==> flow/design.v <==
module mux8to1_8bit( input [7:0] in0,in1,in2,in3,in4,in5,in6,in7, input [2:0] Sel, output reg [7:0] outBus );
	always@(in0 or in1 or in2 or in3 or in4 or in5 or in6 or in7 or Sel)
	case (Sel)
			3'b000: outBus=in0;
			3'b001: outBus=in1;
			3'b010: outBus=in2;
			3'b011: outBus=in3;
			3'b100: outBus=in4;
			3'b101: outBus=in5;
			3'b110: outBus=in6;
			3'b111: outBus=in7;
	endcase
endmodule
module mux4to1_8bit( input [7:0] in0,in1,in2,in3, input [1:0] Sel, output reg [7:0] outBus );
	always@(in0 or in1 or in2 or in3 or Sel)
	case (Sel)
			2'b00: outBus=in0;
			2'b01: outBus=in1;
			2'b10: outBus=in2;
			2'b11: outBus=in3;
	endcase
endmodule
module mux2to1_8bit( input [7:0] in0,in1, input Sel, output reg [7:0] outBus );
	always@(in0 or in1 or Sel)
	case (Sel)
			1'b0: outBus=in0;
			1'b1: outBus=in1;
	endcase
endmodule
module mux8to1_32bit( input [31:0] in0,in1,in2,in3,in4,in5,in6,in7, input [2:0] Sel, output reg [31:0] outBus );
	always@(in0 or in1 or in2 or in3 or in4 or in5 or in6 or in7 or Sel)
	case (Sel)
			3'b000: outBus=in0;
			3'b001: outBus=in1;
			3'b010: outBus=in2;
			3'b011: outBus=in3;
			3'b100: outBus=in4;
			3'b101: outBus=in5;
			3'b110: outBus=in6;
			3'b111: outBus=in7;
	endcase
endmodule
module mux4to1_32bit( input [31:0] in0,in1,in2,in3, input [1:0] Sel, output reg [31:0] outBus );
	always@(in0 or in1 or in2 or in3 or Sel)
	case (Sel)
			2'b00: outBus=in0;
			2'b01: outBus=in1;
			2'b10: outBus=in2;
			2'b11: outBus=in3;
	endcase
endmodule
module mux2to1_32bit( input [31:0] in0,in1, input Sel, output reg [31:0] outBus );
	always@(in0 or in1 or Sel)
	case (Sel)
			1'b0: outBus=in0;
			1'b1: outBus=in1;
	endcase
endmodule
module mux2to1_1bit( input in0, in1, input Sel, output reg outBus );
	always@(in0 or in1 or Sel)
	case (Sel)
			1'b0: outBus=in0;
			1'b1: outBus=in1;
	endcase
endmodule
module signExt3to32( input [2:0] offset, output reg [31:0] signExtOffset);
  always@(offset)
  begin
    case(offset[2])
      1'b0: signExtOffset = { 29'b00000000000000000000000000000, offset};
      1'b1: signExtOffset = { 29'b11111111111111111111111111111, offset};
    endcase
  end
endmodule
module signExt5to32( input [4:0] offset, output reg [31:0] signExtOffset);
  always@(offset)
  begin
    case(offset[4])
      1'b0: signExtOffset = { 27'b000000000000000000000000000, offset};
      1'b1: signExtOffset = { 27'b111111111111111111111111111, offset};
    endcase
  end
endmodule
module signExt8to32( input [7:0] offset, output reg [31:0] signExtOffset);
  always@(offset)
  begin
    case(offset[7])
      1'b0: signExtOffset = { 24'b00000000000000000000000, offset};
      1'b1: signExtOffset = { 24'b111111111111111111111111, offset};
    endcase
  end
endmodule
module signExt11to32( input [10:0] offset, output reg [31:0] signExtOffset);
  always@(offset)
  begin
    case(offset[10])
      1'b0: signExtOffset = { 21'b000000000000000000000, offset};
      1'b1: signExtOffset = { 21'b111111111111111111111, offset};
    endcase
  end
endmodule
module zeroExt8to32( input [7:0] offset, output reg [31:0] zeroExtOffset);
  always@(offset)
  begin
    zeroExtOffset = { 24'b000000000000000000000000, offset};
  end
endmodule
module decoder3to8( input [2:0] encoded, output reg [7:0] decOut);
	always@(encoded)
	begin
		case(encoded)
			3'b000: decOut=8'b00000001; 
			3'b001: decOut=8'b00000010;
			3'b010: decOut=8'b00000100;
			3'b011: decOut=8'b00001000;
			3'b100: decOut=8'b00010000;
			3'b101: decOut=8'b00100000;
			3'b110: decOut=8'b01000000;
			3'b111: decOut=8'b10000000;
		endcase
	end
endmodule
module alu(
		input [31:0] aluIn1, input [31:0] aluIn2, input aluOp, output reg [31:0] aluOut, 
		output reg flag_z, output reg flag_n, output reg flag_c, output reg flag_v
);
 	reg [31:0] signedAluIn2;
	always@(aluIn1 or aluIn2 or aluOp)
	begin
		case(aluOp)
			1'b0: signedAluIn2 = aluIn2;
			1'b1: signedAluIn2 = -aluIn2;
		endcase
		{flag_c,aluOut} = aluIn1 + signedAluIn2;
		flag_z = (aluOut == 0)?1'b1:1'b0;
		flag_n = aluOut[31];
		flag_v = ( (aluIn1[31]==0 && signedAluIn2[31]==0 && aluOut[31]==1 ) || (aluIn1[31]==1 && signedAluIn2[31]==1 && aluOut[31]==0 ) )?1:0;
	end
endmodule
module adder32bit(input [31:0] op1, input [31:0] op2, output reg [31:0] res);
	always@(op1 or op2)
		res = op1 + op2;
endmodule
module D_ff (input clk, input reset, input regWrite, input decOut1b, input d, output reg q);
	always @ (posedge clk)
	begin
	if(reset==1'b1)
		q<=0;
	else
		if(regWrite == 1'b1 && decOut1b==1'b1) begin q<=d; end
	end
endmodule
module register3bit( input clk, input reset, input regWrite, input decOut1b, input [2:0] writeData, output  [2:0] outR );
	D_ff d0(clk, reset, regWrite, decOut1b, writeData[0], outR[0]);
	D_ff d1(clk, reset, regWrite, decOut1b, writeData[1], outR[1]);
	D_ff d2(clk, reset, regWrite, decOut1b, writeData[2], outR[2]);
endmodule
module flagRegister4bit( 
	input clk, input reset, input regWrite, 
	input p4_flag_z, p4_flag_n, p4_flag_c, p4_flag_v,
	output flag_z, flag_n, flag_c, flag_v
);
	register1bit reg_flag_z( clk, reset, regWrite, 1'b1, p4_flag_z, flag_z);
	register1bit reg_flag_n( clk, reset, regWrite, 1'b1, p4_flag_n, flag_n);
	register1bit reg_flag_c( clk, reset, regWrite, 1'b1, p4_flag_c, flag_c);
	register1bit reg_flag_v( clk, reset, regWrite, 1'b1, p4_flag_v, flag_v);
endmodule
module register1bit( input clk, input reset, input regWrite, input decOut1b, input writeData, output  outR );
	D_ff d0(clk, reset, regWrite, decOut1b, writeData, outR);
endmodule
module register8bit( input clk, input reset, input regWrite, input decOut1b, input [7:0] writeData, output  [7:0] outR );
	D_ff d0(clk, reset, regWrite, decOut1b, writeData[0], outR[0]);
	D_ff d1(clk, reset, regWrite, decOut1b, writeData[1], outR[1]);
	D_ff d2(clk, reset, regWrite, decOut1b, writeData[2], outR[2]);
	D_ff d3(clk, reset, regWrite, decOut1b, writeData[3], outR[3]);
	D_ff d4(clk, reset, regWrite, decOut1b, writeData[4], outR[4]);
	D_ff d5(clk, reset, regWrite, decOut1b, writeData[5], outR[5]);
	D_ff d6(clk, reset, regWrite, decOut1b, writeData[6], outR[6]);
	D_ff d7(clk, reset, regWrite, decOut1b, writeData[7], outR[7]);
endmodule
module register16bit( input clk, input reset, input regWrite, input decOut1b, input [15:0] writeData, output  [15:0] outR );
	D_ff d0(clk, reset, regWrite, decOut1b, writeData[0], outR[0]);
	D_ff d1(clk, reset, regWrite, decOut1b, writeData[1], outR[1]);
	D_ff d2(clk, reset, regWrite, decOut1b, writeData[2], outR[2]);
	D_ff d3(clk, reset, regWrite, decOut1b, writeData[3], outR[3]);
	D_ff d4(clk, reset, regWrite, decOut1b, writeData[4], outR[4]);
	D_ff d5(clk, reset, regWrite, decOut1b, writeData[5], outR[5]);
	D_ff d6(clk, reset, regWrite, decOut1b, writeData[6], outR[6]);
	D_ff d7(clk, reset, regWrite, decOut1b, writeData[7], outR[7]);
	D_ff d8(clk, reset, regWrite, decOut1b, writeData[8], outR[8]);
	D_ff d9(clk, reset, regWrite, decOut1b, writeData[9], outR[9]);
	D_ff d10(clk, reset, regWrite, decOut1b, writeData[10], outR[10]);
	D_ff d11(clk, reset, regWrite, decOut1b, writeData[11], outR[11]);
	D_ff d12(clk, reset, regWrite, decOut1b, writeData[12], outR[12]);
	D_ff d13(clk, reset, regWrite, decOut1b, writeData[13], outR[13]);
	D_ff d14(clk, reset, regWrite, decOut1b, writeData[14], outR[14]);
	D_ff d15(clk, reset, regWrite, decOut1b, writeData[15], outR[15]);
endmodule
module register32bit( input clk, input reset, input regWrite, input decOut1b, input [31:0] writeData, output  [31:0] outR );
	D_ff d0(clk, reset, regWrite, decOut1b, writeData[0], outR[0]);
	D_ff d1(clk, reset, regWrite, decOut1b, writeData[1], outR[1]);
	D_ff d2(clk, reset, regWrite, decOut1b, writeData[2], outR[2]);
	D_ff d3(clk, reset, regWrite, decOut1b, writeData[3], outR[3]);
	D_ff d4(clk, reset, regWrite, decOut1b, writeData[4], outR[4]);
	D_ff d5(clk, reset, regWrite, decOut1b, writeData[5], outR[5]);
	D_ff d6(clk, reset, regWrite, decOut1b, writeData[6], outR[6]);
	D_ff d7(clk, reset, regWrite, decOut1b, writeData[7], outR[7]);
	D_ff d8(clk, reset, regWrite, decOut1b, writeData[8], outR[8]);
	D_ff d9(clk, reset, regWrite, decOut1b, writeData[9], outR[9]);
	D_ff d10(clk, reset, regWrite, decOut1b, writeData[10], outR[10]);
	D_ff d11(clk, reset, regWrite, decOut1b, writeData[11], outR[11]);
	D_ff d12(clk, reset, regWrite, decOut1b, writeData[12], outR[12]);
	D_ff d13(clk, reset, regWrite, decOut1b, writeData[13], outR[13]);
	D_ff d14(clk, reset, regWrite, decOut1b, writeData[14], outR[14]);
	D_ff d15(clk, reset, regWrite, decOut1b, writeData[15], outR[15]);
	D_ff d16(clk, reset, regWrite, decOut1b, writeData[16], outR[16]);
	D_ff d17(clk, reset, regWrite, decOut1b, writeData[17], outR[17]);
	D_ff d18(clk, reset, regWrite, decOut1b, writeData[18], outR[18]);
	D_ff d19(clk, reset, regWrite, decOut1b, writeData[19], outR[19]);
	D_ff d20(clk, reset, regWrite, decOut1b, writeData[20], outR[20]);
	D_ff d21(clk, reset, regWrite, decOut1b, writeData[21], outR[21]);
	D_ff d22(clk, reset, regWrite, decOut1b, writeData[22], outR[22]);
	D_ff d23(clk, reset, regWrite, decOut1b, writeData[23], outR[23]);
	D_ff d24(clk, reset, regWrite, decOut1b, writeData[24], outR[24]);
	D_ff d25(clk, reset, regWrite, decOut1b, writeData[25], outR[25]);
	D_ff d26(clk, reset, regWrite, decOut1b, writeData[26], outR[26]);
	D_ff d27(clk, reset, regWrite, decOut1b, writeData[27], outR[27]);
	D_ff d28(clk, reset, regWrite, decOut1b, writeData[28], outR[28]);
	D_ff d29(clk, reset, regWrite, decOut1b, writeData[29], outR[29]);
	D_ff d30(clk, reset, regWrite, decOut1b, writeData[30], outR[30]);
	D_ff d31(clk, reset, regWrite, decOut1b, writeData[31], outR[31]);
endmodule
module register32bit_2WriteData( input clk, input reset, input regWrite1, input regWrite2, input decOut1b, input writeData_sel, input [31:0] writeData_1, input [31:0] writeData_2, output  [31:0] outR );
	wire [31:0] writeData;
	wire regWrite;
	mux2to1_32bit mux_writeData(writeData_1, writeData_2, writeData_sel, writeData);	 
	mux2to1_1bit mux_regWrite(regWrite1, regWrite2,writeData_sel, regWrite);
	D_ff d0(clk, reset, regWrite, decOut1b, writeData[0], outR[0]);
	D_ff d1(clk, reset, regWrite, decOut1b, writeData[1], outR[1]);
	D_ff d2(clk, reset, regWrite, decOut1b, writeData[2], outR[2]);
	D_ff d3(clk, reset, regWrite, decOut1b, writeData[3], outR[3]);
	D_ff d4(clk, reset, regWrite, decOut1b, writeData[4], outR[4]);
	D_ff d5(clk, reset, regWrite, decOut1b, writeData[5], outR[5]);
	D_ff d6(clk, reset, regWrite, decOut1b, writeData[6], outR[6]);
	D_ff d7(clk, reset, regWrite, decOut1b, writeData[7], outR[7]);
	D_ff d8(clk, reset, regWrite, decOut1b, writeData[8], outR[8]);
	D_ff d9(clk, reset, regWrite, decOut1b, writeData[9], outR[9]);
	D_ff d10(clk, reset, regWrite, decOut1b, writeData[10], outR[10]);
	D_ff d11(clk, reset, regWrite, decOut1b, writeData[11], outR[11]);
	D_ff d12(clk, reset, regWrite, decOut1b, writeData[12], outR[12]);
	D_ff d13(clk, reset, regWrite, decOut1b, writeData[13], outR[13]);
	D_ff d14(clk, reset, regWrite, decOut1b, writeData[14], outR[14]);
	D_ff d15(clk, reset, regWrite, decOut1b, writeData[15], outR[15]);
	D_ff d16(clk, reset, regWrite, decOut1b, writeData[16], outR[16]);
	D_ff d17(clk, reset, regWrite, decOut1b, writeData[17], outR[17]);
	D_ff d18(clk, reset, regWrite, decOut1b, writeData[18], outR[18]);
	D_ff d19(clk, reset, regWrite, decOut1b, writeData[19], outR[19]);
	D_ff d20(clk, reset, regWrite, decOut1b, writeData[20], outR[20]);
	D_ff d21(clk, reset, regWrite, decOut1b, writeData[21], outR[21]);
	D_ff d22(clk, reset, regWrite, decOut1b, writeData[22], outR[22]);
	D_ff d23(clk, reset, regWrite, decOut1b, writeData[23], outR[23]);
	D_ff d24(clk, reset, regWrite, decOut1b, writeData[24], outR[24]);
	D_ff d25(clk, reset, regWrite, decOut1b, writeData[25], outR[25]);
	D_ff d26(clk, reset, regWrite, decOut1b, writeData[26], outR[26]);
	D_ff d27(clk, reset, regWrite, decOut1b, writeData[27], outR[27]);
	D_ff d28(clk, reset, regWrite, decOut1b, writeData[28], outR[28]);
	D_ff d29(clk, reset, regWrite, decOut1b, writeData[29], outR[29]);
	D_ff d30(clk, reset, regWrite, decOut1b, writeData[30], outR[30]);
	D_ff d31(clk, reset, regWrite, decOut1b, writeData[31], outR[31]);
endmodule
module pipleline_IF_ID( 
		input clk, input reset, input regWrite, input IF_flush,
		input [15:0] aluInstr, memInstr, input [31:0] pc_plus4, 
		output [15:0] p1_aluInstr, output [15:0] p1_memInstr, output [31:0] p1_pc_plus4
	);
	register16bit reg_aluInstr(clk, reset | IF_flush, regWrite, 1'b1, aluInstr, p1_aluInstr);
	register16bit reg_memInstr(clk, reset | IF_flush, regWrite, 1'b1, memInstr, p1_memInstr);
	register32bit reg_pc_plus4(clk, reset | IF_flush, regWrite, 1'b1, pc_plus4 , p1_pc_plus4);
endmodule
module pipeline_ID_EX( 
		input clk, input reset, input regWrite, input ID_flush, input p2_pipeline_stall,
		input [2:0] alu_rn, alu_rm, alu_rd, mem_rn, mem_rd,
		output [2:0] p2_alu_rn, p2_alu_rm, p2_alu_rd, p2_mem_rn, p2_mem_rd,
		input [31:0] alu_reg_rm, alu_reg_rn, mem_reg_rn, mem_reg_rd, 
		output [31:0] p2_alu_reg_rm, p2_alu_reg_rn, p2_mem_reg_rn, p2_mem_reg_rd, 
		input [31:0] ex_alu_reg_rm, ex_alu_reg_rn, ex_mem_reg_rn, input [7:0] ex_mem_reg_rd,
		input [31:0] alu_sextImm3, mem_sextImm5,
		output [31:0] p2_alu_sextImm3, p2_mem_sextImm5,
		input [31:0] mem_shiftedSext8_branchOffset,	
		output [31:0] p2_mem_shiftedSext8_branchOffset,
		input memRead, memWrite, alu_regWrite, mem_regWrite, flag_regWrite,
		input aluOp, aluSrcB,
		input isBranch, isJump,
		output p2_memRead, p2_memWrite, p2_alu_regWrite, p2_mem_regWrite, p2_flag_regWrite,
		output p2_aluOp, p2_aluSrcB,
		output p2_isBranch, p2_isJump
	);
	wire signal_reset = reset | ID_flush;
	wire valWrite = regWrite | p2_pipeline_stall;
	wire [31:0] v_alu_reg_rn = p2_pipeline_stall ? ex_alu_reg_rn : alu_reg_rn;
	wire [31:0] v_alu_reg_rm = p2_pipeline_stall ? ex_alu_reg_rm : alu_reg_rm;
	wire [31:0] v_mem_reg_rn = p2_pipeline_stall ? ex_mem_reg_rn : mem_reg_rn;
	wire [31:0] v_mem_reg_rd = p2_pipeline_stall ? {24'b0, ex_mem_reg_rd} : mem_reg_rd;
	register3bit reg_alu_rn( clk, reset, regWrite, 1'b1, alu_rn, p2_alu_rn );
	register3bit reg_alu_rm( clk, reset, regWrite, 1'b1, alu_rm, p2_alu_rm );
	register3bit reg_alu_rd( clk, reset, regWrite, 1'b1, alu_rd, p2_alu_rd );
	register3bit reg_mem_rn( clk, reset, regWrite, 1'b1, mem_rn, p2_mem_rn );
	register3bit reg_mem_rd( clk, reset, regWrite, 1'b1, mem_rd, p2_mem_rd );
	register32bit reg_alu_reg_rn( clk, reset, valWrite, 1'b1, v_alu_reg_rn, p2_alu_reg_rn );
	register32bit reg_alu_reg_rm( clk, reset, valWrite, 1'b1, v_alu_reg_rm, p2_alu_reg_rm );
	register32bit reg_mem_reg_rn( clk, reset, valWrite, 1'b1, v_mem_reg_rn, p2_mem_reg_rn );
	register32bit reg_mem_reg_rd( clk, reset, valWrite, 1'b1, v_mem_reg_rd, p2_mem_reg_rd );
	register32bit reg_alu_sextImm3( clk, reset, regWrite, 1'b1, alu_sextImm3, p2_alu_sextImm3 );
	register32bit reg_mem_sextImm5( clk, reset, regWrite, 1'b1, mem_sextImm5, p2_mem_sextImm5 );
	register32bit reg_mem_sextImm8( clk, reset, regWrite, 1'b1, mem_shiftedSext8_branchOffset, p2_mem_shiftedSext8_branchOffset ); 
	register1bit  reg_memRead( clk, signal_reset, regWrite, 1'b1, memRead, p2_memRead);
	register1bit  reg_memWrite( clk, signal_reset, regWrite, 1'b1, memWrite, p2_memWrite);
	register1bit  reg_alu_regWrite( clk, signal_reset, regWrite, 1'b1, alu_regWrite, p2_alu_regWrite);
	register1bit  reg_mem_regWrite( clk, signal_reset, regWrite, 1'b1, mem_regWrite, p2_mem_regWrite);
	register1bit  reg_mem_flag_regWrite( clk, signal_reset, regWrite, 1'b1, flag_regWrite, p2_flag_regWrite);
	register1bit  reg_aluOp( clk, signal_reset, regWrite, 1'b1, aluOp, p2_aluOp);
	register1bit  reg_aluSrcB( clk, signal_reset, regWrite, 1'b1, aluSrcB, p2_aluSrcB);
	register1bit  reg_isBranch( clk, signal_reset, regWrite, 1'b1, isBranch, p2_isBranch);
	register1bit  reg_isJump( clk, signal_reset, regWrite, 1'b1, isJump, p2_isJump);
endmodule
module pipeline_EX_MEM( 
	input clk, reset, regWrite, EX_flush, bubble,
	input p2_memRead, p2_memWrite, p2_alu_regWrite, p2_mem_regWrite, p2_flag_regWrite,
	input [2:0] alu_rd, mem_rd,
	input [7:0] mem_reg_rd,
	input [31:0] alu_aluOut,  mem_address,
	input alu_flag_z, alu_flag_n, alu_flag_c, alu_flag_v,
	output p3_memRead, p3_memWrite, p3_alu_regWrite, p3_mem_regWrite,
	output [2:0] p3_alu_rd, p3_mem_rd,
	output [7:0] p3_mem_reg_rd, 
	output [31:0] p3_alu_aluOut, p3_mem_address,
	output p3_flag_z, p3_flag_n, p3_flag_c, p3_flag_v
);
	wire signal_reset = reset | EX_flush | bubble;
	register1bit  reg_memRead( clk, signal_reset, regWrite, 1'b1, p2_memRead, p3_memRead );
	register1bit  reg_memWrite( clk, signal_reset, regWrite, 1'b1, p2_memWrite, p3_memWrite);
	register1bit  reg_alu_regWrite( clk, signal_reset, regWrite, 1'b1, p2_alu_regWrite, p3_alu_regWrite);
	register1bit  reg_mem_regWrite( clk, signal_reset, regWrite, 1'b1, p2_mem_regWrite, p3_mem_regWrite);
	register3bit reg_alu_rd( clk, reset | EX_flush, regWrite, 1'b1, alu_rd, p3_alu_rd );
	register3bit reg_mem_rd( clk, reset | EX_flush, regWrite, 1'b1, mem_rd, p3_mem_rd );
	register32bit reg_alu_aluOut( clk, reset | EX_flush, regWrite, 1'b1, alu_aluOut, p3_alu_aluOut );
	register8bit reg_mem_reg_rd( clk, reset | EX_flush, regWrite, 1'b1, mem_reg_rd, p3_mem_reg_rd );
	register32bit reg_mem_address( clk, reset | EX_flush, regWrite, 1'b1, mem_address, p3_mem_address );
	register1bit reg_flag_z( clk, reset | EX_flush, regWrite & p2_flag_regWrite & ~bubble , 1'b1, alu_flag_z, p3_flag_z);  
	register1bit reg_flag_n( clk, reset | EX_flush, regWrite & p2_flag_regWrite & ~bubble , 1'b1, alu_flag_n, p3_flag_n);  
	register1bit reg_flag_c( clk, reset | EX_flush, regWrite & p2_flag_regWrite & ~bubble , 1'b1, alu_flag_c, p3_flag_c);  
	register1bit reg_flag_v( clk, reset | EX_flush, regWrite & p2_flag_regWrite & ~bubble , 1'b1, alu_flag_v, p3_flag_v);  
endmodule
module pipeline_MEM_WB(
		input clk, reset, regWrite,
		input p3_alu_regWrite, p3_mem_regWrite,
		input [2:0]  alu_rd, mem_rd,
		input [31:0] alu_aluOut, mem_memOut,
		input p3_flag_z, p3_flag_n, p3_flag_c, p3_flag_v,
		output p4_alu_regWrite, p4_mem_regWrite,
		output [2:0] p4_alu_rd, p4_mem_rd,
		output [31:0] p4_alu_aluOut, p4_mem_memOut,
		output p4_flag_z, p4_flag_n, p4_flag_c, p4_flag_v
);
	register1bit  reg_alu_regWrite( clk, reset, regWrite, 1'b1, p3_alu_regWrite, p4_alu_regWrite);
	register1bit  reg_mem_regWrite( clk, reset, regWrite, 1'b1, p3_mem_regWrite, p4_mem_regWrite);
	register3bit reg_alu_rd( clk, reset, regWrite, 1'b1, alu_rd, p4_alu_rd );
	register3bit reg_mem_rd( clk, reset, regWrite, 1'b1, mem_rd, p4_mem_rd );
	register32bit reg_alu_aluOut( clk, reset, regWrite, 1'b1, alu_aluOut, p4_alu_aluOut );
	register32bit reg_mem_memOut( clk, reset, regWrite, 1'b1, mem_memOut, p4_mem_memOut );
	register1bit reg_flag_z( clk, reset, regWrite , 1'b1, p3_flag_z, p4_flag_z);  
	register1bit reg_flag_n( clk, reset, regWrite , 1'b1, p3_flag_n, p4_flag_n);  
	register1bit reg_flag_c( clk, reset, regWrite , 1'b1, p3_flag_c, p4_flag_c);  
	register1bit reg_flag_v( clk, reset, regWrite , 1'b1, p3_flag_v, p4_flag_v);  
endmodule
module dataMem(input clk, input reset, input regWrite, input [31:0] memAddress, input [7:0] writeData, output hit, output [7:0] memOut);
	assign hit = 1'b1;
	wire [7:0] decOut;
	wire [7:0] outR0, outR1, outR2, outR3, outR4, outR5, outR6, outR7;
	decoder3to8 dm_decoder( memAddress[2:0], decOut);
	register8bit dm0( clk, reset, regWrite, decOut[0], writeData, outR0 );
	register8bit dm1( clk, reset, regWrite, decOut[1], writeData, outR1 );
	register8bit dm2( clk, reset, regWrite, decOut[2], writeData, outR2 );
	register8bit dm3( clk, reset, regWrite, decOut[3], writeData, outR3 );
	register8bit dm4( clk, reset, regWrite, decOut[4], writeData, outR4 );
	register8bit dm5( clk, reset, regWrite, decOut[5], writeData, outR5 );
	register8bit dm6( clk, reset, regWrite, decOut[6], writeData, outR6 );
	register8bit dm7( clk, reset, regWrite, decOut[7], writeData, outR7 );
	mux8to1_8bit dm_mux( outR0, outR1, outR2, outR3, outR4, outR5, outR6, outR7, memAddress[2:0], memOut);
endmodule
module controlCircuit(
		input [6:0] p1_aluOpcode, input [4:0] p1_memOpcode, 
		input p3_flag_v, input p3_flag_n, input p2_isBranch,
		output reg memRead, output reg memWrite, output reg alu_regWrite,output reg mem_regWrite, output reg flag_regWrite,
		output reg aluOp, output reg aluSrcB, 
		output reg isBranch, output reg isJump,output reg [1:0] pcSrc,
		output reg IF_flush, output reg ID_flush, output reg EX_flush
	);
	reg undefined_instruction;
	always @ (*)
	begin
		undefined_instruction = 0;
		aluOp = p1_aluOpcode[5];
		aluSrcB = p1_aluOpcode[6];
		IF_flush=0; ID_flush=0; EX_flush=0; isBranch = 0; isJump = 0;
		case(p1_aluOpcode[4:0])
			5'b00011: 
				begin
					alu_regWrite = 1;	 
					flag_regWrite = 1;
				end
			5'b01000: 
				begin
					alu_regWrite = 0;	 
					flag_regWrite = 1;
				end
			5'b00000:  
				begin
					alu_regWrite = 0;	 
					flag_regWrite = 0;
				end
			default: 
				begin
					alu_regWrite = 0;
					flag_regWrite = 0;
					undefined_instruction = 1;
				end
		endcase
		case(p1_memOpcode[4:0])
			5'b01100:   
				begin
					memRead = 0;
					memWrite = 1;
					mem_regWrite = 0;
				end
			5'b01101:  
				begin
					memRead = 1;
					memWrite = 0;
					mem_regWrite = 1;
				end
			5'b11010:  
				begin
					memRead = 0;
					memWrite = 0;
					mem_regWrite = 0;
					isBranch = 1;
				end
			5'b11110:  
				begin
					memRead = 0;
					memWrite = 0;
					mem_regWrite = 0;
					isJump = 1;
				end
			5'b00000:  
				begin
					memRead = 0;
					memWrite = 0;
					mem_regWrite = 0;
				end
			default:
				begin
					memRead = 0;
					memWrite = 0;
					mem_regWrite = 0; 
					undefined_instruction = 1;
				end
		endcase
		if(p3_flag_v )  
			begin
				pcSrc = 3;
				IF_flush=1; ID_flush=1; EX_flush=1;
			end
		else if(p2_isBranch & p3_flag_n )  
			begin	
				pcSrc = 1;
				IF_flush=1; ID_flush=1;
			end
		else if (isJump)  
			begin
				pcSrc = 2;
				IF_flush=1;
			end
		else if(undefined_instruction)
			begin
				pcSrc = 3;
				IF_flush=1;
			end
		else
			pcSrc = 0;
	end
endmodule
module registerSet( 
		input clk, input reset,
		input alu_regWrite, input mem_regWrite, input [7:0] decOut1, input [7:0] decOut2, 
		input [31:0] writeData_1, input [31:0] writeData_2,  
		output [31:0] outR0,outR1,outR2,outR3,outR4,outR5,outR6,outR7 
	);
	wire [7:0] decOut;
	assign decOut[0] = decOut1[0] | decOut2[0];
	assign decOut[1] = decOut1[1] | decOut2[1];
	assign decOut[2] = decOut1[2] | decOut2[2];
	assign decOut[3] = decOut1[3] | decOut2[3];
	assign decOut[4] = decOut1[4] | decOut2[4];
	assign decOut[5] = decOut1[5] | decOut2[5];
	assign decOut[6] = decOut1[6] | decOut2[6];
	assign decOut[7] = decOut1[7] | decOut2[7];
	register32bit_2WriteData r0 (clk, reset, alu_regWrite, mem_regWrite, decOut[0] , decOut2[0], writeData_1, writeData_2 , outR0 );
	register32bit_2WriteData r1 (clk, reset, alu_regWrite, mem_regWrite, decOut[1] , decOut2[1], writeData_1, writeData_2 , outR1 );
	register32bit_2WriteData r2 (clk, reset, alu_regWrite, mem_regWrite, decOut[2] , decOut2[2], writeData_1, writeData_2 , outR2 );
	register32bit_2WriteData r3 (clk, reset, alu_regWrite, mem_regWrite, decOut[3] , decOut2[3], writeData_1, writeData_2 , outR3 );
	register32bit_2WriteData r4 (clk, reset, alu_regWrite, mem_regWrite, decOut[4] , decOut2[4], writeData_1, writeData_2 , outR4 );
	register32bit_2WriteData r5 (clk, reset, alu_regWrite, mem_regWrite, decOut[5] , decOut2[5], writeData_1, writeData_2 , outR5 );
	register32bit_2WriteData r6 (clk, reset, alu_regWrite, mem_regWrite, decOut[6] , decOut2[6], writeData_1, writeData_2 , outR6 );
	register32bit_2WriteData r7 (clk, reset, alu_regWrite, mem_regWrite, decOut[7] , decOut2[7], writeData_1, writeData_2 , outR7 );
endmodule
module registerFile(
	input clk, input reset, 
	input p4_mem_regWrite, input [2:0] mem_rn, mem_rd, p4_mem_rd, input [31:0] mem_writeData,
	input p4_alu_regWrite, input [2:0] alu_rm, alu_rn, alu_rd, p4_alu_rd, input [31:0] alu_writeData,
	output [31:0] mem_reg_rn, mem_reg_rd, 
	output [31:0] alu_reg_rm, alu_reg_rn
	);
	wire [31:0] outR0,outR1,outR2,outR3,outR4,outR5,outR6,outR7;
	wire [7:0] alu_decOut, mem_decOut;
	decoder3to8 alu_decoder(p4_alu_rd, alu_decOut);
	decoder3to8 mem_decoder(p4_mem_rd, mem_decOut);
	wire [7:0] mem_decOut_we = mem_decOut & {8{p4_mem_regWrite}};
	registerSet rSet0( clk, reset, p4_alu_regWrite, p4_mem_regWrite, alu_decOut, mem_decOut_we, alu_writeData, mem_writeData, outR0,outR1,outR2,outR3,outR4,outR5,outR6,outR7 ); 
	wire [31:0] file_mem_reg_rn, file_mem_reg_rd, file_alu_reg_rn, file_alu_reg_rm;
	mux8to1_32bit mux_mrn( outR0,outR1,outR2,outR3,outR4,outR5,outR6,outR7, mem_rn, file_mem_reg_rn );
	mux8to1_32bit mux_mrd( outR0,outR1,outR2,outR3,outR4,outR5,outR6,outR7, mem_rd, file_mem_reg_rd );
	mux8to1_32bit mux_arn( outR0,outR1,outR2,outR3,outR4,outR5,outR6,outR7,alu_rn, file_alu_reg_rn );
	mux8to1_32bit mux_arm( outR0,outR1,outR2,outR3,outR4,outR5,outR6,outR7,alu_rm, file_alu_reg_rm );
	assign mem_reg_rn = (p4_mem_regWrite && p4_mem_rd == mem_rn) ? mem_writeData : (p4_alu_regWrite && p4_alu_rd == mem_rn) ? alu_writeData : file_mem_reg_rn;
	assign mem_reg_rd = (p4_mem_regWrite && p4_mem_rd == mem_rd) ? mem_writeData : (p4_alu_regWrite && p4_alu_rd == mem_rd) ? alu_writeData : file_mem_reg_rd;
	assign alu_reg_rn = (p4_mem_regWrite && p4_mem_rd == alu_rn) ? mem_writeData : (p4_alu_regWrite && p4_alu_rd == alu_rn) ? alu_writeData : file_alu_reg_rn;
	assign alu_reg_rm = (p4_mem_regWrite && p4_mem_rd == alu_rm) ? mem_writeData : (p4_alu_regWrite && p4_alu_rd == alu_rm) ? alu_writeData : file_alu_reg_rm;
endmodule
module forwarding_unit(
		input p3_alu_regWrite, input p4_alu_regWrite, input p4_mem_regWrite,input p2_alu_regWrite,
		input [2:0] p4_mem_rd, input [2:0] p4_alu_rd, 
		input [2:0] p3_alu_rd, input [2:0] p3_mem_rd,
		input [2:0] p2_mem_rd,input [2:0] p2_alu_rm ,
		input [2:0] p2_alu_rn,input [2:0] p2_mem_rn,
		output reg [1:0] f_alu_reg_rn_sel , output reg [1:0] f_alu_reg_rm_sel, output reg [1:0] f_mem_reg_rn_sel, output reg [1:0] f_mem_reg_rd_sel, output reg f_memStage_mem_rd_sel  
	); 
		always @ (*)
		begin
		f_alu_reg_rn_sel = 0 ; f_alu_reg_rm_sel = 0 ; f_mem_reg_rn_sel = 0 ; f_mem_reg_rd_sel = 0; f_memStage_mem_rd_sel = 0; 
		if( p3_alu_regWrite == 1 && p3_alu_rd != 0 && p3_alu_rd == p2_alu_rn )	 
			f_alu_reg_rn_sel = 1;
		else if( p4_mem_regWrite == 1 && p4_mem_rd != 0 && p4_mem_rd == p2_alu_rn )	 
			f_alu_reg_rn_sel = 3;
		else if( p4_alu_regWrite == 1 && p4_alu_rd != 0 && p4_alu_rd == p2_alu_rn )	 
			f_alu_reg_rn_sel = 2;
		if( p3_alu_regWrite == 1 &&  p3_alu_rd != 0 && p3_alu_rd == p2_alu_rm )	 
			f_alu_reg_rm_sel = 1;
		else if( p4_mem_regWrite == 1 && p4_mem_rd != 0 && p4_mem_rd == p2_alu_rm )	 
			f_alu_reg_rm_sel = 3;
		else if( p4_alu_regWrite == 1 && p4_alu_rd != 0 && p4_alu_rd == p2_alu_rm )	 
			f_alu_reg_rm_sel = 2;
		if( p3_alu_regWrite == 1 &&  p3_alu_rd != 0 && p3_alu_rd == p2_mem_rn )		 
			f_mem_reg_rn_sel = 1;
		else if( p4_mem_regWrite == 1 && p4_mem_rd != 0 && p4_mem_rd == p2_mem_rn )	 
			f_mem_reg_rn_sel = 3;
		else if( p4_alu_regWrite == 1 && p4_alu_rd != 0 && p4_alu_rd == p2_mem_rn )	 
			f_mem_reg_rn_sel = 2;
		if( p3_alu_regWrite == 1 &&  p3_alu_rd != 0 && p3_alu_rd == p2_mem_rd )		 
			f_mem_reg_rd_sel = 1;
		else if( p4_mem_regWrite == 1 && p4_mem_rd != 0 && p4_mem_rd == p2_mem_rd )	 
			f_mem_reg_rd_sel = 3;
		else if( p4_alu_regWrite == 1 && p4_alu_rd != 0 && p4_alu_rd == p2_mem_rd )	 
			f_mem_reg_rd_sel = 2;
		if( p4_mem_regWrite == 1 && p4_mem_rd != 0 && p4_mem_rd == p3_mem_rd )  
			f_memStage_mem_rd_sel = 1;
	end
endmodule
module hazard_detection(
		input p3_mem_regWrite, input [2:0] p3_mem_rd,
		input [2:0] p2_alu_rm, input [2:0] p2_alu_rn, input [2:0] p2_mem_rn,
		output reg PCWrite_HU, output reg p1_regWrite_HU, output reg p2_stall
	);
		always @ (*)	  
		begin
			PCWrite_HU = 1;  p1_regWrite_HU = 1;  p2_stall = 0; 
			if ( p3_mem_regWrite == 1 && p3_mem_rd !=0 && (p2_alu_rm == p3_mem_rd || p2_alu_rn == p3_mem_rd || p2_mem_rn == p3_mem_rd ) )
				begin 
					PCWrite_HU = 0;  
					p1_regWrite_HU = 0;  
					p2_stall = 1; 
				end	
		end
endmodule
module IFStage(
		input clk, input reset, input p1_pipeline_regWrite, input IF_flush,
		input pcWrite, 	input [31:0] pc_branchTarget, pc_jumpTarget, 
		input [1:0] pcSrc,  
		output [15:0] p1_aluInstr, p1_memInstr, 
		output [31:0] p1_pc_plus4,
		output [31:0] imem_addr, input [31:0] imem_data
	);
	wire [31:0] pc_out;
	wire [31:0] pc_writeData;
	register32bit PC( clk, reset, pcWrite, 1'b1, pc_writeData, pc_out );
	wire [31:0] pc_plus4;
	adder32bit adder_pc( pc_out, 32'd4 , pc_plus4 );
	mux4to1_32bit mux_pc_writeData( pc_plus4, pc_branchTarget,  pc_jumpTarget, 32'b00000000_11111111_00000000_11111111, pcSrc, pc_writeData );
	wire [31:0] instr2Word;
	assign imem_addr = pc_out;
	assign instr2Word = imem_data;
	pipleline_IF_ID p1(
		clk, reset, p1_pipeline_regWrite, IF_flush,
		instr2Word[31:16], instr2Word[15:0], pc_plus4, 
		p1_memInstr, p1_aluInstr, p1_pc_plus4 
	);
endmodule
module IDStage(
		input clk, input reset, input p2_pipeline_regWrite, input p2_pipeline_stall,  
		input [15:0] p1_aluInstr, p1_memInstr,
		input p3_flag_v, p3_flag_n,  
		input p4_mem_regWrite, p4_alu_regWrite, 
		input [2:0] p4_alu_rd, p4_mem_rd, 
		input [31:0] p4_alu_writeData, p4_mem_writeData,
		input p4_flag_z, p4_flag_n, p4_flag_c, p4_flag_v,
		input [31:0] ex_alu_reg_rm, ex_alu_reg_rn, ex_mem_reg_rn, input [7:0] ex_mem_reg_rd,
		output [2:0] p2_alu_rm, p2_alu_rn, p2_alu_rd, p2_mem_rn, p2_mem_rd, 
		output [31:0] p2_alu_reg_rm, p2_alu_reg_rn, p2_mem_reg_rn, p2_mem_reg_rd, 
		output [31:0] p2_alu_sext3_imm, p2_mem_sext5_memOffset, p2_mem_shiftedSext8_branchOffset, 		
		output [31:0] mem_shiftedSext11_jumpOffset,
		output flag_z, flag_n, flag_c, flag_v, 	 
		output p2_memRead, p2_memWrite, p2_alu_regWrite, p2_mem_regWrite, p2_flag_regWrite,
		output p2_aluOp, p2_aluSrcB,
		output p2_isBranch, p2_isJump, output [1:0] pcSrc,														 
		output IF_flush, output ID_flush, output EX_flush
	);
	wire [31:0] mem_sext11_jumpOffset, mem_sext8_branchOffset;
	wire [31:0] mem_shiftedSext8_branchOffset;  
	signExt11to32 mem_signExt11( p1_memInstr[15:5], mem_sext11_jumpOffset );
	signExt8to32 mem_signExt8( p1_memInstr[15:8], mem_sext8_branchOffset );
	assign mem_shiftedSext11_jumpOffset = {mem_sext11_jumpOffset[30:0],1'b0};
	assign mem_shiftedSext8_branchOffset = {mem_sext8_branchOffset[30:0],1'b0};	
	wire memRead, memWrite, alu_regWrite, mem_regWrite, flag_regWrite;
	wire aluOp, aluSrcB; 
	wire isBranch, isJump;
	wire alu_undefinedInstruction, mem_undefinedInstruction;
	wire IF_flush_raw, ID_flush_raw;
	controlCircuit ctrlCkt(
		p1_aluInstr[6:0] , p1_memInstr[4:0],
		p3_flag_v, p3_flag_n, p2_isBranch,
		memRead, memWrite, alu_regWrite, mem_regWrite, flag_regWrite,
		aluOp, aluSrcB, 
		isBranch, isJump, pcSrc,
		IF_flush_raw, ID_flush_raw, EX_flush
	);
	wire redirect_ok = p3_flag_v | ~p2_pipeline_stall;
	assign IF_flush = IF_flush_raw & redirect_ok;
	assign ID_flush = ID_flush_raw & redirect_ok;
	wire ID_flush_eff = ID_flush;
	flagRegister4bit flag_register( clk, reset, 1'b1,
		p4_flag_z, p4_flag_n, p4_flag_c, p4_flag_v,
		flag_z, flag_n, flag_c, flag_v
	);
	wire [31:0] alu_reg_rm, alu_reg_rn, mem_reg_rn, mem_reg_rd;
	registerFile rFile( clk, reset, 
		p4_mem_regWrite, p1_memInstr[10:8], p1_memInstr[7:5], p4_mem_rd, p4_mem_writeData,
		p4_alu_regWrite, p1_aluInstr[15:13], p1_aluInstr[12:10], p1_aluInstr[9:7], p4_alu_rd, p4_alu_writeData,
		mem_reg_rn, mem_reg_rd, 
		alu_reg_rm, alu_reg_rn
	);
	wire [31:0] alu_sext3_imm, mem_sext5_memOffset;
	signExt3to32 alu_signExt3( p1_aluInstr[15:13], alu_sext3_imm );
	signExt5to32 mem_signExt5( p1_memInstr[15:11], mem_sext5_memOffset );
	pipeline_ID_EX p2( 
		clk, reset, p2_pipeline_regWrite, ID_flush_eff, p2_pipeline_stall,
		p1_aluInstr[15:13], p1_aluInstr[12:10], p1_aluInstr[9:7], p1_memInstr[10:8], p1_memInstr[7:5],	 
		p2_alu_rm, p2_alu_rn, p2_alu_rd, p2_mem_rn, p2_mem_rd,											 
		alu_reg_rm, alu_reg_rn, mem_reg_rn, mem_reg_rd, 							 
		p2_alu_reg_rm, p2_alu_reg_rn, p2_mem_reg_rn, p2_mem_reg_rd, 				 
		ex_alu_reg_rm, ex_alu_reg_rn, ex_mem_reg_rn, ex_mem_reg_rd,				 
		alu_sext3_imm, mem_sext5_memOffset, 			 
		p2_alu_sext3_imm, p2_mem_sext5_memOffset, 		 
		mem_shiftedSext8_branchOffset,		 
		p2_mem_shiftedSext8_branchOffset,	 
		memRead, memWrite, alu_regWrite, mem_regWrite, flag_regWrite,
		aluOp, aluSrcB, 
		isBranch, isJump, 
		p2_memRead, p2_memWrite, p2_alu_regWrite, p2_mem_regWrite, p2_flag_regWrite,
		p2_aluOp, p2_aluSrcB,
		p2_isBranch, p2_isJump
	);
endmodule
module EXStage(input clk, input reset, input p3_pipeline_regWrite, input EX_flush,
		input p2_memRead, p2_memWrite, p2_alu_regWrite, p2_mem_regWrite, p2_flag_regWrite,
		input p2_aluOp, p2_aluSrcB, 
		input [2:0] p2_alu_rn, p2_alu_rm, p2_alu_rd, p2_mem_rn, p2_mem_rd,
		input [31:0] p2_alu_reg_rm, p2_alu_reg_rn, p2_mem_reg_rn,
		input [7:0] p2_mem_reg_rd, 
		input [31:0] p2_alu_sextImm3, p2_mem_sextImm5,
		input [1:0]	 f_mem_reg_rd_sel, 										 
		input [1:0]  f_mem_reg_rn_sel, f_alu_reg_rm_sel, f_alu_reg_rn_sel,	 
		input [31:0] f_mem_reg_rn_1, f_mem_reg_rn_2, f_mem_reg_rn_3,	 
		input [7:0] f_mem_reg_rd_1, f_mem_reg_rd_2, f_mem_reg_rd_3,		 
		input [31:0] f_alu_reg_rm_1, f_alu_reg_rm_2, f_alu_reg_rm_3,	 
		input [31:0] f_alu_reg_rn_1, f_alu_reg_rn_2, f_alu_reg_rn_3, 	 
		output p3_memRead, p3_memWrite, p3_alu_regWrite, p3_mem_regWrite,
		output [2:0] p3_alu_rd, p3_mem_rd,
		output [7:0] p3_mem_reg_rd,
		output [31:0] p3_alu_aluOut, p3_mem_address,
		output p3_flag_z, p3_flag_n, p3_flag_c, p3_flag_v,
		input stall,
		output [31:0] ex_alu_reg_rm, ex_alu_reg_rn, ex_mem_reg_rn, output [7:0] ex_mem_reg_rd
);
	wire [31:0] selected_mem_reg_rn;
	mux4to1_32bit mux_mem_reg_rn( p2_mem_reg_rn, f_mem_reg_rn_1, f_mem_reg_rn_2, f_mem_reg_rn_3, f_mem_reg_rn_sel, selected_mem_reg_rn );
	wire [7:0] selected_mem_reg_rd;
	mux4to1_8bit mux_mem_reg_rd( p2_mem_reg_rd, f_mem_reg_rd_1, f_mem_reg_rd_2, f_mem_reg_rd_3, f_mem_reg_rd_sel, selected_mem_reg_rd );
	wire [31:0] mem_address;
	adder32bit memAddressAdder(p2_mem_sextImm5, selected_mem_reg_rn, mem_address);
	wire [31:0] aluIn1;
	mux4to1_32bit mux_alu_reg_rn( p2_alu_reg_rn, f_alu_reg_rn_1, f_alu_reg_rn_2, f_alu_reg_rn_3, f_alu_reg_rn_sel, aluIn1 );
	wire [31:0] selected_alu_reg_rm;
	wire [31:0] aluIn2;
	mux4to1_32bit mux_alu_reg_rm( p2_alu_reg_rm, f_alu_reg_rm_1, f_alu_reg_rm_2, f_alu_reg_rm_3, f_alu_reg_rm_sel, selected_alu_reg_rm );
	assign ex_alu_reg_rm = selected_alu_reg_rm;
	assign ex_alu_reg_rn = aluIn1;
	assign ex_mem_reg_rn = selected_mem_reg_rn;
	assign ex_mem_reg_rd = selected_mem_reg_rd;
	mux2to1_32bit mux_alu_rm_imm( selected_alu_reg_rm, p2_alu_sextImm3, p2_aluSrcB, aluIn2 );
	wire [31:0] aluOut;
	wire alu_flag_z, alu_flag_n, alu_flag_c, alu_flag_v;
	alu theALU(
		aluIn1, aluIn2, p2_aluOp, aluOut, 
		alu_flag_z, alu_flag_n, alu_flag_c, alu_flag_v
	);
	pipeline_EX_MEM p3( 
		clk, reset, p3_pipeline_regWrite, EX_flush, stall,
		p2_memRead, p2_memWrite, p2_alu_regWrite, p2_mem_regWrite, p2_flag_regWrite,
		p2_alu_rd, p2_mem_rd,
		p2_mem_reg_rd, 
		aluOut, mem_address,
		alu_flag_z, alu_flag_n, alu_flag_c, alu_flag_v,
		p3_memRead, p3_memWrite, p3_alu_regWrite, p3_mem_regWrite,
		p3_alu_rd, p3_mem_rd,
		p3_mem_reg_rd, 
		p3_alu_aluOut, p3_mem_address,
		p3_flag_z, p3_flag_n, p3_flag_c, p3_flag_v
	);	
endmodule
module MEMStage( 
		input clk, reset, p4_pipeline_regWrite, 
		input p3_memWrite, p3_alu_regWrite, p3_mem_regWrite,
		input [2:0] p3_alu_rd, p3_mem_rd,
		input [7:0] p3_mem_reg_rd, 
		input [31:0] p3_alu_aluOut, p3_mem_address,
		input f_memStage_mem_rd_sel,
		input [7:0] f_memStage_mem_reg_rd,
		input p3_flag_z, p3_flag_n, p3_flag_c, p3_flag_v,
		output p4_alu_regWrite, p4_mem_regWrite,
		output [2:0] p4_alu_rd, p4_mem_rd,
		output [31:0] p4_alu_aluOut, 
		output [31:0] p4_mem_memOut,
		output p4_flag_z, p4_flag_n, p4_flag_c, p4_flag_v
);
	wire [7:0] selected_mem_rd;
	mux2to1_8bit mux_f_memStage_mem_rd( p3_mem_reg_rd, f_memStage_mem_reg_rd, f_memStage_mem_rd_sel, selected_mem_rd );
	wire [7:0] mem_memOut_8bit;
	wire [31:0] mem_memOut;
	wire hit;
	dataMem dataMemory( clk, reset, p3_memWrite, p3_mem_address, selected_mem_rd, hit, mem_memOut_8bit );
	zeroExt8to32 zExt_memOut( mem_memOut_8bit, mem_memOut );
	pipeline_MEM_WB p4( 
		clk, reset, p4_pipeline_regWrite, 
		p3_alu_regWrite, p3_mem_regWrite,
		p3_alu_rd, p3_mem_rd,
		p3_alu_aluOut, mem_memOut,
		p3_flag_z, p3_flag_n, p3_flag_c, p3_flag_v,
		p4_alu_regWrite, p4_mem_regWrite,
		p4_alu_rd, p4_mem_rd,
		p4_alu_aluOut, p4_mem_memOut,
		p4_flag_z, p4_flag_n, p4_flag_c, p4_flag_v
	);
endmodule
module mainModule(
		input clk, input reset,
		output [31:0] imem_addr, input [31:0] imem_data,
		output wb_alu_we, output [2:0] wb_alu_rd, output [31:0] wb_alu_data,
		output wb_mem_we, output [2:0] wb_mem_rd, output [7:0] wb_mem_data,
		output [3:0] flags
	);
	wire IF_flush, ID_flush, EX_flush; 
	wire pcWrite, p1_pipeline_regWrite;
	wire p2_pipeline_regWrite, p2_pipeline_stall;
	wire hu_pcWrite, hu_p1_regWrite, hu_stall;
	wire p3_pipeline_regWrite = 1'b1;
	wire [1:0]  f_mem_reg_rn_sel, f_alu_reg_rm_sel, f_alu_reg_rn_sel;	 
	wire [1:0] f_mem_reg_rd_sel;
	wire f_memStage_mem_rd_sel;
	wire [31:0] p2_pc_branchTarget, pc_jumpTarget; 
	wire [1:0] pcSrc;
	wire [15:0] p1_aluInstr, p1_memInstr;  
	wire [31:0] p1_pc_plus4;
	IFStage the_IFStage(
		clk, reset, p1_pipeline_regWrite, IF_flush, 
		pcWrite, 	p2_pc_branchTarget, pc_jumpTarget, 
		pcSrc,  
		p1_aluInstr, p1_memInstr, p1_pc_plus4,
		imem_addr, imem_data
	);
	wire p2_memRead, p2_memWrite, p2_alu_regWrite, p2_mem_regWrite, p2_flag_regWrite;
	wire p2_aluOp, p2_aluSrcB;
	wire p2_isBranch, p2_isJump; 
	wire p3_memRead, p3_memWrite, p3_alu_regWrite, p3_mem_regWrite;
	wire p4_alu_regWrite, p4_mem_regWrite;
	wire [2:0] p2_alu_rm, p2_alu_rn, p2_alu_rd, p2_mem_rn, p2_mem_rd;
	wire [2:0] p3_alu_rd, p3_mem_rd;
	wire [2:0] p4_alu_rd, p4_mem_rd;
	wire [31:0] p2_alu_reg_rm, p2_alu_reg_rn, p2_mem_reg_rn, p2_mem_reg_rd;  
	wire [31:0] p2_alu_imm, p2_memOffset;
	wire [7:0] p3_mem_reg_rd;
	wire [31:0] p3_alu_aluOut, p3_mem_address;
	wire [31:0] p4_alu_aluOut, p4_mem_memOut;
	wire [31:0] f_mem_reg_rn_1, f_mem_reg_rn_2, f_mem_reg_rn_3;	 
	wire [7:0] f_mem_reg_rd_1, f_mem_reg_rd_2, f_mem_reg_rd_3;		 
	wire [31:0] f_alu_reg_rm_1, f_alu_reg_rm_2, f_alu_reg_rm_3;	 
	wire [31:0] f_alu_reg_rn_1, f_alu_reg_rn_2, f_alu_reg_rn_3; 	 
	wire [7:0] f_memStage_mem_reg_rd;	
	assign f_mem_reg_rn_1 = p3_alu_aluOut; assign f_mem_reg_rn_2 = p4_alu_aluOut; assign f_mem_reg_rn_3 = p4_mem_memOut;
	assign f_alu_reg_rm_1 = p3_alu_aluOut; assign f_alu_reg_rm_2 = p4_alu_aluOut; assign f_alu_reg_rm_3 = p4_mem_memOut;
	assign f_alu_reg_rn_1 = p3_alu_aluOut; assign f_alu_reg_rn_2 = p4_alu_aluOut; assign f_alu_reg_rn_3 = p4_mem_memOut;
	assign f_mem_reg_rd_1 = p3_alu_aluOut[7:0]; assign f_mem_reg_rd_2 = p4_alu_aluOut[7:0]; assign f_mem_reg_rd_3 = p4_mem_memOut[7:0];
	assign f_memStage_mem_reg_rd = p4_mem_memOut[7:0];
	wire [31:0] ex_alu_reg_rm, ex_alu_reg_rn, ex_mem_reg_rn;
	wire [7:0] ex_mem_reg_rd;
	wire flag_z, flag_n, flag_c, flag_v;
	wire p3_flag_z, p3_flag_n, p3_flag_c, p3_flag_v;
	wire p4_flag_z, p4_flag_n, p4_flag_c, p4_flag_v;
	IDStage theIDStage(
		clk, reset, p2_pipeline_regWrite, p2_pipeline_stall,  
		p1_aluInstr, p1_memInstr,
		p3_flag_v, p3_flag_n,  
		p4_mem_regWrite, p4_alu_regWrite,
		p4_alu_rd, p4_mem_rd,  
		p4_alu_aluOut, p4_mem_memOut,
		p4_flag_z, p4_flag_n, p4_flag_c, p4_flag_v,
		ex_alu_reg_rm, ex_alu_reg_rn, ex_mem_reg_rn, ex_mem_reg_rd,
		p2_alu_rm, p2_alu_rn, p2_alu_rd, p2_mem_rn, p2_mem_rd, 
		p2_alu_reg_rm, p2_alu_reg_rn, p2_mem_reg_rn, p2_mem_reg_rd, 
		p2_alu_imm, p2_memOffset, 
		p2_pc_branchTarget, pc_jumpTarget,
		flag_z, flag_n, flag_c, flag_v, 	 
		p2_memRead, p2_memWrite, p2_alu_regWrite, p2_mem_regWrite, p2_flag_regWrite,
		p2_aluOp, p2_aluSrcB,
		p2_isBranch, p2_isJump, pcSrc,															 
		IF_flush, ID_flush, EX_flush
	);
	EXStage theEXStage(clk, reset, p3_pipeline_regWrite, EX_flush,
		p2_memRead, p2_memWrite, p2_alu_regWrite, p2_mem_regWrite, p2_flag_regWrite,
		p2_aluOp, p2_aluSrcB, 
		p2_alu_rn, p2_alu_rm, p2_alu_rd, p2_mem_rn, p2_mem_rd,
		p2_alu_reg_rm, p2_alu_reg_rn, p2_mem_reg_rn, 
		p2_mem_reg_rd[7:0],  									 
		p2_alu_imm, p2_memOffset, 
		f_mem_reg_rd_sel, 										 
		f_mem_reg_rn_sel, f_alu_reg_rm_sel, f_alu_reg_rn_sel,	 
		f_mem_reg_rn_1, f_mem_reg_rn_2, f_mem_reg_rn_3,	 
		f_mem_reg_rd_1, f_mem_reg_rd_2, f_mem_reg_rd_3,	 
		f_alu_reg_rm_1, f_alu_reg_rm_2, f_alu_reg_rm_3,	 
		f_alu_reg_rn_1, f_alu_reg_rn_2, f_alu_reg_rn_3, 	 
		p3_memRead, p3_memWrite, p3_alu_regWrite, p3_mem_regWrite,
		p3_alu_rd, p3_mem_rd,
		p3_mem_reg_rd,
		p3_alu_aluOut, p3_mem_address,
		p3_flag_z, p3_flag_n, p3_flag_c, p3_flag_v,
		p2_pipeline_stall,
		ex_alu_reg_rm, ex_alu_reg_rn, ex_mem_reg_rn, ex_mem_reg_rd
	);
	MEMStage theMEMStage( 
		clk, reset, 1'b1,
		p3_memWrite, p3_alu_regWrite, p3_mem_regWrite,
		p3_alu_rd, p3_mem_rd,
		p3_mem_reg_rd, 
		p3_alu_aluOut, p3_mem_address,
		f_memStage_mem_rd_sel,
		f_memStage_mem_reg_rd[7:0],
		p3_flag_z, p3_flag_n, p3_flag_c, p3_flag_v,
		p4_alu_regWrite, p4_mem_regWrite,
		p4_alu_rd, p4_mem_rd,
		p4_alu_aluOut,
		p4_mem_memOut,
		p4_flag_z, p4_flag_n, p4_flag_c, p4_flag_v
	);
	forwarding_unit the_forwarding_unit(
		p3_alu_regWrite, p4_alu_regWrite, p4_mem_regWrite, p2_alu_regWrite,
		p4_mem_rd, p4_alu_rd, 
		p3_alu_rd, p3_mem_rd,
		p2_mem_rd, p2_alu_rm ,
		p2_alu_rn, p2_mem_rn,
		f_alu_reg_rn_sel , f_alu_reg_rm_sel, f_mem_reg_rn_sel, f_mem_reg_rd_sel, f_memStage_mem_rd_sel  
	); 	
	 hazard_detection the_hazard_detection(
		p3_mem_regWrite, p3_mem_rd,
		p2_alu_rm, p2_alu_rn, p2_mem_rn,
		hu_pcWrite, hu_p1_regWrite, hu_stall
	);	
	assign p2_pipeline_stall = hu_stall & ~p3_flag_v;
	assign pcWrite = ~p2_pipeline_stall;
	assign p1_pipeline_regWrite = ~p2_pipeline_stall;
	assign p2_pipeline_regWrite = ~p2_pipeline_stall;
	assign wb_alu_we = p4_alu_regWrite;
	assign wb_alu_rd = p4_alu_rd;
	assign wb_alu_data = p4_alu_aluOut;
	assign wb_mem_we = p4_mem_regWrite;
	assign wb_mem_rd = p4_mem_rd;
	assign wb_mem_data = p4_mem_memOut[7:0];
	assign flags = {flag_z, flag_n, flag_c, flag_v};
endmodule
# From RTL to reports: mainModule
# Tool output for the design above before and after an edit, in the order of the flow.
# "before" refers to lines of the RTL above, "after" to lines of the edited file.
# "change" is "after" less "before", of the values as shown; "change_rel_pct" is that difference over "before", in percent.
# Operators: Yosys type, input widths -> output width; for muxes data width and select width s.
# Cell names lack the library's common part.
# The mark n/a stands for no value.
# inputs
design	mainModule
clock_port	clk
lib	sky130hd
lib_corner	tt_025C_1v80

# The edit
# Unified diff, file above to edited file.
# The edit is scripted: it alters the design's behaviour and was not made to optimise anything.
# begin of diff
@@ -140,5 +140,5 @@
 module adder32bit(input [31:0] op1, input [31:0] op2, output reg [31:0] res);
 	always@(op1 or op2)
-		res = op1 + op2;
+		res = op1 | op2;
 endmodule
 module D_ff (input clk, input reset, input regWrite, input decOut1b, input d, output reg q);
# end of diff

# After elaboration
# Yosys after proc, flatten, opt, wreduce and memory -nomap, before mapping. Print and check cells are not counted. Equal cells are merged and count once.
# Yosys's memory passes give these memory sizes; they may raise the number of words (mostly to a power of two), join words into wider ones and drop unused or constant bits.
# bits
element	before	after	change	change_rel_pct
ff_bits	688	688	0	0.00
rom_bits	192	192	0	0.00
clocked_rd_ports_x_width	24	24	0	0.00
memories	3	3	0	0.00
input_bits	34	34	0	0.00
out_inout_bits	84	84	0	0.00
elab_cells	965	966	1	0.10
# memory_table
element	before	after
mem_shapes	8x8 r1 w0; 8x8 r1 w0; [+1]	8x8 r1 w0; 8x8 r1 w0; [+1]
# The mark [+n] counts cells that are not listed.
# classes
element	before	after	change	change_rel_pct
addsub	4	2	-2	-50.00
eq_ne	81	81	0	0.00
mux	83	83	0	0.00
n_logic	37	39	2	5.41
reduce_and_logical	69	70	1	1.45
# op_table
cell	before	after	change	change_rel_pct
$not 1->1	18	19	1	5.56
$add 3x3->3	1	0	-1	-100.00
$add 32x3->32 const B	1	0	-1	-100.00
$or 3x3->3	0	1	1	n/a
$reduce_and 2->1	0	1	1	n/a
$logic_and 1x1->1	46	46	0	0.00
# Not every row of either side is listed.

# Depth
# Depth = most cells in a row (Yosys ltp): at word level without a register or memory, in the mapped netlist without a sequential cell, where the memories' decode and read muxes count.
# depth
element	before	after	change	change_rel_pct
ltp_word	16	16	0	0.00
abc_area	0	0	n/a	n/a
depth_mapped	28	27	-1	-3.57
mapped_depth_nobuf	24	22	-2	-8.33

# After synthesis
# Source: synth_stat.txt of the flow (Yosys; design flattened, memories mapped). It holds for the ABC_AREA given above (unset counts as 0); a run with the other value may have another netlist.
# mapped
element	before	after	change	change_rel_pct
stdcells	4433	4173	-260	-5.87
yosys_area_mm2	0.0337574	0.0322384	-0.0015190	-4.50
seq_area_mm2	0.0124519	0.0120716	-0.0003803	-3.05
flip_flops	622	603	-19	-3.05
buffers	497	481	-16	-3.22
# types
type	before	after	change	change_rel_pct
o21ai_0	194	128	-66	-34.02
nand2_1	885	848	-37	-4.18
clkbuf_1	371	343	-28	-7.55
nand3_1	55	29	-26	-47.27
dfxtp_1	622	603	-19	-3.05
# Not every row of either side is listed.
# By module: a second synthesis without flattening, with its own total; a netlist apart from the flattened one above.
# hier_totals
element	before	after	change	change_rel_pct
hier_cells	7034	6616	-418	-5.94
hier_area_mm2	0.0675761	0.0644881	-0.0030880	-4.57
# Rows give one instance, submodules left out.
# by_module_before
mod	n_inst	cells	mod_area_mm2	mod_seq_area_mm2
D_ff	830	4	0.0000438	0.00002
mux8to1_32bit	4	306	0.0022447	0
mux2to1_32bit	9	36	0.0005443	0
# before: Further modules, not shown: 35.
# by_module_after
mod	n_inst	cells	mod_area_mm2	mod_seq_area_mm2
D_ff	830	4	0.0000438	0.00002
mux8to1_32bit	4	306	0.0022447	0
mux2to1_32bit	9	36	0.0005443	0
# after: Further modules, not shown: 35.

# Worst setup path after synthesis
# OpenSTA on the mapped netlist: ideal clock, no wires. The path of least setup slack (recovery checks aside). Input and output delay are each 20% of the period. Register names are those of the netlist, which keeps one name where synthesis merged equal registers.
# synth_timing
element	before	after	change	change_rel_pct
kind	register to register	register to register	n/a	n/a
startpoint	register theEXStage.p3.reg_alu_rd.d2.q	register theMEMStage.p4.reg_alu_rd.d2.q	n/a	n/a
endpoint	register theEXStage.p3.reg_flag_z.d0.q	register theEXStage.p3.reg_flag_z.d0.q	n/a	n/a
period_ns	10.0	10.0	0.0	0.00
setup_time_ns	0.069	0.074	0.005	n/a
t_first_pin_ns	0.000	0.000	0.000	n/a
t_arrival_ns	6.384	5.346	-1.038	-16.26
t_required_ns	9.931	9.926	-0.005	-0.05
slack_ns	3.547	4.580	1.033	n/a
delay_ns	6.453	5.420	-1.033	-16.01
stages	28	25	-3	-10.71
path_buffers	4	3	-1	-25.00
period_less_setup_slack_ns	6.453	5.42	-1.033	-16.01
# "delay_ns" = arrival - input delay + setup time.
# "stages": output pins that drive a net of the path, with the launching flip-flop's if there is one; two outputs of one cell count as two.
# "period_less_setup_slack_ns" is the clock period less the worst setup slack; recovery checks do not enter. This is arithmetic on one report: input and output delays are still those of the set period (20% each).
# Between the ends stands the longest chain of elaborated cells between them, by number of cells; it is not shown to be the way that was timed. Of several equally long chains one is given.
# Each line given opens the expression or statement behind the cell; cells for indexed reads and writes are added by Yosys, which also makes memories of some case tables.
# synth_between_before
elab_chain_len	12
cone_cells	24
classes_between	add/sub: 2; eq/ne: 8; mux: 7; reduce/logical: 7
# synth_lines_before
element	line_no	source
from (decl)	144	module D_ff (input clk, input reset, input regWrite, input decOut1b, input d, output reg q);
from (assign)	148	q<=0;
from (assign)	150	if(regWrite == 1'b1 && decOut1b==1'b1) begin q<=d; end
$reduce_bool 3->1	558	if( p3_alu_regWrite == 1 && p3_alu_rd != 0 && p3_alu_rd == p2_alu_rm )
$logic_and 1x1->1 (2 in a row)	558
(+8 left out)	n/a
$mux 1	135	flag_z = (aluOut == 0)?1'b1:1'b0;
to (assign)	148
to (assign)	150
to (decl)	144
# synth_between_after
elab_chain_len	14
cone_cells	28
classes_between	add/sub: 2; eq/ne: 8; mux: 11; reduce/logical: 7
# synth_lines_after
element	line_no	source
from (decl)	144	module D_ff (input clk, input reset, input regWrite, input decOut1b, input d, output reg q);
from (assign)	148	q<=0;
from (assign)	150	if(regWrite == 1'b1 && decOut1b==1'b1) begin q<=d; end
$reduce_bool 3->1	562	else if( p4_alu_regWrite == 1 && p4_alu_rd != 0 && p4_alu_rd == p2_alu_rm )
$logic_and 1x1->1 (2 in a row)	562
(+10 left out)	n/a
$mux 1	135	flag_z = (aluOut == 0)?1'b1:1'b0;
to (assign)	148
to (assign)	150
to (decl)	144

# Worst path after layout
# From the final timing report of each run of pair 1: the path of least setup slack in the routed layout; clock arrival at registers is part of the times.
# layout_timing
element	before	after	change	change_rel_pct
kind	register to register	register to register	n/a	n/a
startpoint	register theMEMStage.p4.reg_mem_rd.d1.q	register theMEMStage.p4.reg_mem_rd.d1.q	n/a	n/a
endpoint	register theEXStage.p3.reg_flag_z.d0.q	register theEXStage.p3.reg_flag_z.d0.q	n/a	n/a
period_ns	8.25	8.25	0.00	0.00
setup_time_ns	0.06	0.07	0.01	n/a
t_first_pin_ns	0.63	0.62	-0.01	-1.59
t_arrival_ns	8.37	8.05	-0.32	-3.82
t_required_ns	8.83	8.80	-0.03	-0.34
slack_ns	0.47	0.75	0.28	n/a
stages	26	22	-4	-15.38
path_buffers	1	0	-1	-100.00
# Between the ends stands the longest chain of elaborated cells between them, by number of cells; it is not shown to be the way that was timed. Of several equally long chains one is given.
# layout_between_before
elab_chain_len	13
cone_cells	26
classes_between	add/sub: 2; eq/ne: 8; mux: 9; reduce/logical: 7
# layout_lines_before
element	line_no	source
from (decl)	144	module D_ff (input clk, input reset, input regWrite, input decOut1b, input d, output reg q);
from (assign)	148	q<=0;
from (assign)	150	if(regWrite == 1'b1 && decOut1b==1'b1) begin q<=d; end
$reduce_bool 3->1	560	else if( p4_mem_regWrite == 1 && p4_mem_rd != 0 && p4_mem_rd == p2_alu_rm )
$logic_and 1x1->1 (2 in a row)	560
(+9 left out)	n/a
$mux 1	135	flag_z = (aluOut == 0)?1'b1:1'b0;
to (assign)	148
to (assign)	150
to (decl)	144
# layout_between_after
elab_chain_len	13
cone_cells	26
classes_between	add/sub: 2; eq/ne: 8; mux: 9; reduce/logical: 7
# layout_lines_after
element	line_no	source
from (decl)	144	module D_ff (input clk, input reset, input regWrite, input decOut1b, input d, output reg q);
from (assign)	148	q<=0;
from (assign)	150	if(regWrite == 1'b1 && decOut1b==1'b1) begin q<=d; end
$reduce_bool 3->1	560	else if( p4_mem_regWrite == 1 && p4_mem_rd != 0 && p4_mem_rd == p2_alu_rm )
$logic_and 1x1->1 (2 in a row)	560
(+9 left out)	n/a
$mux 1	135	flag_z = (aluOut == 0)?1'b1:1'b0;
to (assign)	148
to (assign)	150
to (decl)	144

# Layout results
# Runs of the flow (Yosys, OpenROAD) on both versions; the two runs of a pair have the same settings. The constraints put input and output delay at 20% of the set period each and load the outputs with 0.01 pF.
# flow_settings_pair_1
CORE_UTILIZATION	40
PLACE_DENSITY	0.6
period_ns	8.25
CAP_MARGIN	20
CORE_MARGIN	2
SLEW_MARGIN	20
# measured_pair_1
element	before	after	change	change_rel_pct
post_synth_area_mm2	0.0337574	0.0322384	-0.0015190	-4.50
design_die_area_mm2	0.0867332	0.0828835	-0.0038497	-4.44
finish.stdcell_area_mm2	0.0371569	0.0356942	-0.0014627	-3.94
util_pct	44.5	44.5	0.0	n/a
setup_ws_ns	0.468	0.748	0.280	n/a
setup_tns_ns	0.000	0.000	0.000	n/a
hold_ws_ns	0.432	0.436	0.004	n/a
fin_power_uw	11296	10063	-1233	-10.92
period_reached_ns	7.782	7.502	-0.280	-3.60
# flow_settings_pair_2
CELL_PAD_IN_SITES_GLOBAL_PLACEMENT	0
CORE_MARGIN	2
CORE_UTILIZATION	67
CTS_CLUSTER_DIAMETER	245
MIN_ROUTING_LAYER	met1
PLACE_DENSITY	0.64
period_ns	6.96
CAP_MARGIN	20
SLEW_MARGIN	20
# measured_pair_2
element	before	after	change	change_rel_pct
post_synth_area_mm2	0.0337574	0.0322384	-0.0015190	-4.50
design_die_area_mm2	0.0521963	0.0498875	-0.0023088	-4.42
finish.stdcell_area_mm2	0.0367765	0.0351249	-0.0016516	-4.49
util_pct	73.6	73.7	0.1	n/a
setup_ws_ns	0.304	0.459	0.155	n/a
setup_tns_ns	0.000	0.000	0.000	n/a
hold_ws_ns	0.435	0.416	-0.019	n/a
fin_power_uw	13164	11964	-1200	-9.12
period_reached_ns	6.656	6.501	-0.155	-2.33
# "period_reached_ns" is the run's clock period less its worst setup slack. It is reckoned from that one timing run; input and output delays stay at 20% of the period that was set.
# "fin_power_uw" is the tool's figure for a default switching activity; nothing was simulated.
